==> flow/design.v <==
`timescale 1ns / 1ps
module apb_master(
    input pclk, presetn, pready, pslverr, 
    input [31:0] prdata,wdata,addr,
    input start,write,
    input [3:0] strb,
    input [2:0] prot,
    output reg psel,penable,pwrite,
    output reg [31:0] paddr,pwdata,
    output reg [3:0] pstrb,
    output reg [2:0] pprot,
    output reg done,error,
    output reg [31:0] rdata
    );
    parameter idle=2'b00,
              setup=2'b01,
              access=2'b10;
    reg [1:0] state, next;  
    always @(posedge pclk, negedge presetn) 
    begin
        if(!presetn) state<=idle;
        else state<=next;
    end 
    always @(*) begin
        case(state)
        idle: next = start?setup:idle;
        setup: next = access;
        access: next=pready?idle:access;
        default: next=idle;
    endcase    
    end 
    always @(posedge pclk,negedge presetn)
    begin
        if(!presetn) begin
        psel<=0;
        penable<=0;
        done<=0;
        error<=0;
        paddr <= 0;
        pwrite <= 0;
        pwdata <= 0;
        pstrb <= 0;
        pprot <= 0;
        rdata <= 0;
        end else begin
        case(state)
        idle: begin
            done<=0;
            error<=0;
            psel<=0;
            penable<=0;
        end
        setup: begin
            psel<=1;
            penable<=0;
            paddr<=addr;
            pwrite<=write;
            pwdata<=wdata;
            pstrb<=strb;
            pprot<=prot;
        end
        access: begin
            penable<=1;
            if(pready) begin
                done<=1;
                error<=pslverr;
                if(!write) rdata<=prdata;
            end
        end
    endcase
    end
    end      
endmodule
`timescale 1ns / 1ps
module apb_slave #(
    parameter base_addr = 32'h0000_0000
)(
    input         pclk,
    input         presetn,
    input         psel,
    input         penable,
    input         pwrite,
    input  [31:0] paddr,
    input  [31:0] pwdata,
    input  [3:0]  pstrb,
    input  [2:0]  pprot,
    output reg [31:0] prdata,
    output reg        pready,
    output reg        pslverr
);
    reg [31:0] regfile [0:3];
    wire [1:0] reg_sel    = paddr[3:2];
    wire       addr_valid = (paddr[31:4] == base_addr[31:4]);
    always @(posedge pclk or negedge presetn) begin
        if (!presetn) begin
            pready <= 0;
        end else begin
            pready <= (psel && penable);  
        end
    end
    always @(posedge pclk or negedge presetn) begin
        if (!presetn) begin
            pslverr <= 0;
        end else if (psel && penable) begin
            pslverr <= ~addr_valid;
        end else begin
            pslverr <= 0;
        end
    end
    always @(posedge pclk or negedge presetn) begin
        if (!presetn) begin
            regfile[0] <= 0;
            regfile[1] <= 0;
            regfile[2] <= 0;
            regfile[3] <= 0;
        end else if (psel && penable && pwrite && addr_valid) begin
            if (pstrb[0]) regfile[reg_sel][7:0]   <= pwdata[7:0];
            if (pstrb[1]) regfile[reg_sel][15:8]  <= pwdata[15:8];
            if (pstrb[2]) regfile[reg_sel][23:16] <= pwdata[23:16];
            if (pstrb[3]) regfile[reg_sel][31:24] <= pwdata[31:24];
        end
    end
    always @(posedge pclk or negedge presetn) begin
        if (!presetn) begin
            prdata <= 0;
        end else if (psel && penable && !pwrite && addr_valid) begin
            prdata <= regfile[reg_sel];
        end
    end
endmodule
`timescale 1ns / 1ps
module apb_top(
    input        pclk,
    input        presetn,
    input        start,
    input        write,
    input [31:0] addr,
    input [31:0] wdata,
    input [3:0]  strb,
    input [2:0]  prot,
    output [31:0] rdata,
    output        done,
    output        error
);
    wire        psel;
    wire        penable;
    wire        pwrite;
    wire [31:0] paddr;
    wire [31:0] pwdata;
    wire [3:0]  pstrb;
    wire [2:0]  pprot;
    wire [31:0] prdata_int;
    wire        pready_int;
    wire        pslverr_int;
    wire psel0 = psel && (paddr[31:12] == 20'h00000);   
    wire psel1 = psel && (paddr[31:12] == 20'h0001);   
    wire [31:0] prdata0;
    wire        pready0;
    wire        pslverr0;
    wire [31:0] prdata1;
    wire        pready1;
    wire        pslverr1;
    assign prdata_int = psel0 ? prdata0
                      : psel1 ? prdata1
                      : 32'h0000_0000;
    assign pready_int = psel0 ? pready0
                      : psel1 ? pready1
                      : penable;
    assign pslverr_int= psel0 ? pslverr0
                      : psel1 ? pslverr1
                      : 1'b1;
    apb_master master (
        .pclk    (pclk),
        .presetn (presetn),
        .start   (start),
        .write   (write),
        .addr    (addr),
        .wdata   (wdata),
        .strb    (strb),
        .prot    (prot),
        .psel    (psel),
        .penable (penable),
        .pwrite  (pwrite),
        .paddr   (paddr),
        .pwdata  (pwdata),
        .pstrb   (pstrb),
        .pprot   (pprot),
        .done    (done),
        .error   (error),
        .rdata   (rdata),
        .prdata  (prdata_int),
        .pready  (pready_int),
        .pslverr (pslverr_int)
    );
    apb_slave #(.base_addr(32'h0000_0000)) slave0 (
        .pclk    (pclk),
        .presetn (presetn),
        .psel    (psel0),
        .penable (penable),
        .pwrite  (pwrite),
        .paddr   (paddr),
        .pwdata  (pwdata),
        .pstrb   (pstrb),
        .pprot   (pprot),
        .prdata  (prdata0),
        .pready  (pready0),
        .pslverr (pslverr0)
    );
    apb_slave #(.base_addr(32'h0000_1000)) slave1 (
        .pclk    (pclk),
        .presetn (presetn),
        .psel    (psel1),
        .penable (penable),
        .pwrite  (pwrite),
        .paddr   (paddr),
        .pwdata  (pwdata),
        .pstrb   (pstrb),
        .pprot   (pprot),
        .prdata  (prdata1),
        .pready  (pready1),
        .pslverr (pslverr1)
    );
endmodule
* Reports on apb_top
Tool output for the design above before and after an edit, in the order of the flow. Lines under "unedited" count in the file above, lines under "edited" in the edited file. "difference" is "edited" less "unedited", of the values as shown. Operators carry their Yosys type and port widths (W data, S select, Z words). Cell names lack the library's common part. Not given: n/a
Design: top apb_top, clock pclk, cell library sky130hd, library corner tt_025C_1v80

* Edit of the RTL
The edit as a unified diff against the file above. The edited RTL no longer does the same as the RTL above: the edit was made by script, with no optimisation intended.
begin of diff
@@ -135,5 +135,5 @@
     input        start,
     input        write,
-    input [31:0] addr,
+    input [31:0] addr_pad,
     input [31:0] wdata,
     input [3:0]  strb,
@@ -143,4 +143,6 @@
     output        error
 );
+    reg [31:0] addr;
+    always @(posedge pclk) addr <= addr_pad;
     wire        psel;
     wire        penable;
end of diff

* Elaborated design
Counts by Yosys on the flattened word-level netlist (proc, flatten, opt, wreduce). Print and check cells are left out.
Cells by class:
- reduce/logical cells | unedited 55, edited 55, difference 0
- bitwise gates (word level) | unedited 3, edited 3, difference 0
- muxes and demuxes | unedited 19, edited 19, difference 0
- equal/unequal tests | unedited 8, edited 8, difference 0
Operators by type and width:
- $reduce_and A3 Y1 | unedited 33, edited 33, difference 0
- $logic_and A1 B1 Y1 | unedited 12, edited 12, difference 0
- $mux W1 | unedited 9, edited 9, difference 0
- $pmux W1 S2 | unedited 4, edited 4, difference 0
- $eq A2 B2 Y1 const B | unedited 3, edited 3, difference 0
- $not A1 Y1 | unedited 3, edited 3, difference 0
- $reduce_bool A2 Y1 | unedited 3, edited 3, difference 0
- $eq A2 B1 Y1 const B | unedited 2, edited 2, difference 0
- $logic_not A2 Y1 | unedited 2, edited 2, difference 0
- $mux W32 | unedited 2, edited 2, difference 0
- $pmux W32 S4 | unedited 2, edited 2, difference 0
- $eq A20 B1 Y1 const B | unedited 1, edited 1, difference 0
- $eq A28 B9 Y1 const B | unedited 1, edited 1, difference 0
- $logic_not A1 Y1 | unedited 1, edited 1, difference 0
- $logic_not A20 Y1 | unedited 1, edited 1, difference 0
- $logic_not A28 Y1 | unedited 1, edited 1, difference 0
- $mux W2 | unedited 1, edited 1, difference 0
- $ne A2 B2 Y1 const B | unedited 1, edited 1, difference 0
- $pmux W2 S3 | unedited 1, edited 1, difference 0
- $reduce_and A2 Y1 | unedited 1, edited 1, difference 0
- $reduce_or A2 Y1 | unedited 1, edited 1, difference 0
Bit counts:
- output and inout port bits | unedited 34, edited 34, difference 0
- bits in registers | unedited 431, edited 463, difference +32
- cells after elaboration | unedited 133, edited 134, difference +1

* Longest topological paths
Yosys ltp: most cells in a row. Word level: on the elaborated netlist, between registers, memories and ports. Mapped: between sequential cells and ports; inverters and the memories' decode and read muxes count.
Depth:
- depth after elaboration | unedited 6, edited 6, difference 0
- ABC_AREA | unedited 0, edited 0
- mapped depth | unedited 7, edited 7, difference 0
- gate-level depth less buffers | unedited 4, edited 4, difference 0

* Netlist
Source: synth_stat.txt of the flow (Yosys; design flattened, memories mapped). It holds for the ABC_AREA given above (unset counts as 0); a run with the other value may have another netlist.
Cell types:
- dfxtp_1 | unedited 0, edited 30, difference +30
- nor3_4 | unedited 32, edited 18, difference -14
- nor3_2 | unedited 3, edited 14, difference +11
- nand4_1 | unedited 10, edited 4, difference -6
- buf_2 | unedited 7, edited 13, difference +6
- nand4_4 | unedited 6, edited 0, difference -6
- buf_6 | unedited 5, edited 0, difference -5
- clkbuf_1 | unedited 28, edited 32, difference +4
- nand4b_1 | unedited 0, edited 4, difference +4
- buf_4 | unedited 7, edited 4, difference -3
- or3_1 | unedited 32, edited 34, difference +2
- and2_1 | unedited 3, edited 1, difference -2
- nor2b_1 | unedited 3, edited 1, difference -2
- nand4_2 | unedited 2, edited 0, difference -2
- nor3_1 | unedited 1, edited 3, difference +2
- nand3_2 | unedited 0, edited 2, difference +2
- nand3_4 | unedited 0, edited 2, difference +2
- nor4_2 | unedited 0, edited 2, difference +2
The list need not be complete.
Mapped netlist:
- flip-flops | unedited 430, edited 460, difference +30
- area of sequential cells (µm²) | unedited 10761.6, edited 11362.1, difference +600.5
- buffer cells | unedited 59, edited 60, difference +1
- standard cells after synthesis | unedited 1174, edited 1200, difference +26
- chip area (Yosys) (µm²) | unedited 18823.1, edited 19202.2, difference +379.1
By module: a second synthesis without flattening, with its own total; a netlist apart from the flattened one above.
Second synthesis, totals:
- cells (unflattened synthesis) | unedited 1146, edited 1178, difference +32
- area total of the unflattened synthesis (µm²) | unedited 19169.6, edited 19810.2, difference +640.6
Rows give one instance, submodules left out.
Modules, unedited:
- apb_slave (base_addr=4096) | area 7146.9 µm², cells 409, instances 1, seq. area 4053.9 µm²
- apb_slave (base_addr=0) | area 7138.1 µm², cells 409, instances 1, seq. area 4053.9 µm²
- apb_master | area 4260.3 µm², cells 243, instances 1, seq. area 2778.9 µm²
- apb_top | area 624.3 µm², cells 85, instances 1, seq. area 0.0 µm²
Modules, edited:
- apb_slave (base_addr=4096) | area 7146.9 µm², cells 409, instances 1, seq. area 4053.9 µm²
- apb_slave (base_addr=0) | area 7138.1 µm², cells 409, instances 1, seq. area 4053.9 µm²
- apb_master | area 4260.3 µm², cells 243, instances 1, seq. area 2778.9 µm²
- apb_top | area 1265.0 µm², cells 117, instances 1, seq. area 640.6 µm²

* Timing after synthesis
OpenSTA on the mapped netlist: ideal clock, no wires. The path of least setup slack (recovery checks aside). Input and output delay are each 20% of the period. Register names are those of the netlist, which keeps one name where synthesis merged equal registers.
Path after synthesis:
- path kind | unedited reg-to-reg, edited reg-to-reg
- start | unedited reg master.paddr[2], edited reg master.paddr[26]
- end | unedited reg slave0.prdata[10], edited reg slave0.regfile[2][16]
- arrival time (ns) | unedited 1.957, edited 2.118, difference +0.161
- buffers on the path | unedited 3, edited 1, difference -2
- period (ns) | unedited 4.0, edited 4.0, difference 0.0
- path delay (ns) | unedited 2.082, edited 2.243, difference +0.161
- driving pins on the path | unedited 6, edited 6, difference 0
- slack (ns) | unedited 1.918, edited 1.758, difference -0.160
- time at the first pin (ns) | unedited 0.000, edited 0.000, difference 0.000
- library setup time (ns) | unedited 0.125, edited 0.125, difference 0.000
- synthesis period reached (ns) | unedited 2.082, edited 2.242, difference +0.160
"path delay" = arrival - input delay + setup time. "driving pins on the path" counts driving pins, that of a launching flip-flop among them; a cell with two outputs on the path counts twice. "synthesis period reached" is the clock period less the worst setup slack; recovery checks do not enter. This is arithmetic on one report: input and output delays are still those of the set period (20% each). Between the ends stands the longest chain of elaborated cells between them, by number of cells; it is not shown to be the way that was timed. Of several equally long chains one is given. A line is the first line of the expression or statement that the cell stems from. Yosys adds cells for indexed reads and writes and turns some case tables into memories.
On the way, after synthesis, unedited: cell sequence dfrtp_1 buf_2 buf_4 buf_1 mux4_2 mux2_2, cells in the longest elaborated chain 2, elaborated cells between the ends (all ways) 5, those cells by class eq/ne (3); mux (1); reduce/logical (1)
RTL lines, path after synthesis, unedited:
- from (decl) | line 9 | output reg [31:0] paddr,pwdata,
- from (assign) | line 39 | paddr <= 0;
- from (assign) | line 56 | paddr<=addr;
- $eq A2 B2 Y1 | line 127 | prdata <= regfile[reg_sel];
- $pmux W32 S4 | line 127
- to (assign) | line 125 | prdata <= 0;
- to (assign) | line 127
- to (decl) | line 87 | output reg [31:0] prdata,
On the way, after synthesis, edited: cell sequence dfrtp_1 or3_1 or4b_1 buf_2 nor3_4 mux2_2, cells in the longest elaborated chain 6, elaborated cells between the ends (all ways) 7, those cells by class reduce/logical (7)
RTL lines, path after synthesis, edited:
- from (decl) | line 9 | output reg [31:0] paddr,pwdata,
- from (assign) | line 39 | paddr <= 0;
- from (assign) | line 56 | paddr<=addr;
- $logic_not A20 Y1 | line 157 | wire psel0 = psel && (paddr[31:12] == 20'h00000);
- $logic_and A1 B1 Y1 | line 157
- $logic_and A1 B1 Y1 x3 | line 116 | end else if (psel && penable && pwrite && addr_valid) begin
- $reduce_and A3 Y1
- to (assign) | line 114 | regfile[2] <= 0;
- to (assign) | line 119 | if (pstrb[2]) regfile[reg_sel][23:16] <= pwdata[23:16];
- to (decl) | line 91 | reg [31:0] regfile [0:3];

* Timing after layout
Path of least setup slack in the final report of each run of set A (OpenROAD, finished layout, wires in). Where an end is a register, its clock arrival counts in the times.
Path after layout:
- path kind | unedited reg-to-reg, edited reg-to-reg
- start | unedited reg master.paddr[5], edited reg master.paddr[17]
- end | unedited reg slave1.prdata[11], edited reg slave1.regfile[3][20]
- arrival time (ns) | unedited 2.89, edited 3.08, difference +0.19
- slack (ns) | unedited 0.55, edited 0.38, difference -0.17
- period (ns) | unedited 3.0, edited 3.0, difference 0.0
- buffers on the path | unedited 2, edited 3, difference +1
- time at the first pin (ns) | unedited 0.57, edited 0.58, difference +0.01
- driving pins on the path | unedited 7, edited 8, difference +1
- library setup time (ns) | unedited 0.11, edited 0.11, difference 0.00
Between the ends stands the longest chain of elaborated cells between them, by number of cells; it is not shown to be the way that was timed. Of several equally long chains one is given.
On the way, after layout, unedited: cell sequence dfrtp_1 nor4_4 buf_4 nand4bb_1 nor3_4 buf_4 mux2_2, cells in the longest elaborated chain 2, elaborated cells between the ends (all ways) 2, those cells by class eq/ne (1); reduce/logical (1)
RTL lines, path after layout, unedited:
- from (decl) | line 9 | output reg [31:0] paddr,pwdata,
- from (assign) | line 39 | paddr <= 0;
- from (assign) | line 56 | paddr<=addr;
- $eq A28 B9 Y1 | line 93 | wire       addr_valid = (paddr[31:4] == base_addr[31:4]);
- $logic_and A1 B1 Y1 | line 126 | end else if (psel && penable && !pwrite && addr_valid) begin
- to (assign) | line 125 | prdata <= 0;
- to (assign) | line 127 | prdata <= regfile[reg_sel];
- to (decl) | line 87 | output reg [31:0] prdata,
On the way, after layout, edited: cell sequence dfrtp_1 nor4_1 nand4_1 buf_4 buf_4 nor3_2 buf_12 mux2_2, cells in the longest elaborated chain 6, elaborated cells between the ends (all ways) 7, those cells by class eq/ne (2); reduce/logical (5)
RTL lines, path after layout, edited:
- from (decl) | line 9 | output reg [31:0] paddr,pwdata,
- from (assign) | line 39 | paddr <= 0;
- from (assign) | line 56 | paddr<=addr;
- $eq A20 B1 Y1 | line 158 | wire psel1 = psel && (paddr[31:12] == 20'h0001);
- $logic_and A1 B1 Y1 | line 158
- $logic_and A1 B1 Y1 x3 | line 116 | end else if (psel && penable && pwrite && addr_valid) begin
- $reduce_and A3 Y1
- to (assign) | line 115 | regfile[3] <= 0;
- to (assign) | line 119 | if (pstrb[2]) regfile[reg_sel][23:16] <= pwdata[23:16];
- to (decl) | line 91 | reg [31:0] regfile [0:3];

* Measured runs
Runs of the flow (Yosys, OpenROAD) on both versions; the two runs of a pair have the same settings. The constraints put input and output delay at 20% of the set period each and load the outputs with 0.01 pF.
Flow settings, set A: CORE_UTILIZATION 40, period_ns 3.0, CAP_MARGIN 20, CORE_MARGIN 2, SLEW_MARGIN 20
Measured results, set A:
- total power after layout (mW) | unedited 15.053, edited 16.024, difference +0.971
- die size (µm²) | unedited 48807.9, edited 49773.6, difference +965.7
- utilization (%) | unedited 48.5, edited 49.0, difference +0.5
- sum of negative setup slack (ns) | unedited 0.000, edited 0.000, difference 0.000
- period reached (ns) | unedited 2.451, edited 2.623, difference +0.172
- setup slack of the worst path (ns) | unedited 0.549, edited 0.377, difference -0.172
- area of the standard cells in the finished layout (µm²) | unedited 22515.3, edited 23318.6, difference +803.3
- synthesis area (µm²) | unedited 18823.1, edited 19202.2, difference +379.1
Flow settings, set B: ABC_AREA 1, CELL_PAD_IN_SITES_DETAIL_PLACEMENT 1, CORE_UTILIZATION 50, CTS_CLUSTER_DIAMETER 302, GPL_ROUTABILITY_DRIVEN 1, MAX_ROUTING_LAYER met4, PLACE_DENSITY 0.63, SETUP_SLACK_MARGIN 0.2, SLEW_MARGIN 5, period_ns 3.55, CAP_MARGIN 20, CORE_MARGIN 2
Measured results, set B:
- total power after layout (mW) | unedited 12.529, edited 13.262, difference +0.733
- die size (µm²) | unedited 37434.5, edited 38582.8, difference +1148.3
- utilization (%) | unedited 58.7, edited 59.1, difference +0.4
- sum of negative setup slack (ns) | unedited 0.000, edited 0.000, difference 0.000
- period reached (ns) | unedited 2.857, edited 2.860, difference +0.003
- setup slack of the worst path (ns) | unedited 0.693, edited 0.690, difference -0.003
- area of the standard cells in the finished layout (µm²) | unedited 20840.0, edited 21585.7, difference +745.7
- synthesis area (µm²) | unedited 17951.0, edited 18514.0, difference +563.0
"period reached" is the run's clock period less its worst setup slack. It is reckoned from that one timing run; input and output delays stay at 20% of the period that was set. "total power after layout" is the tool's figure for a default switching activity; nothing was simulated.
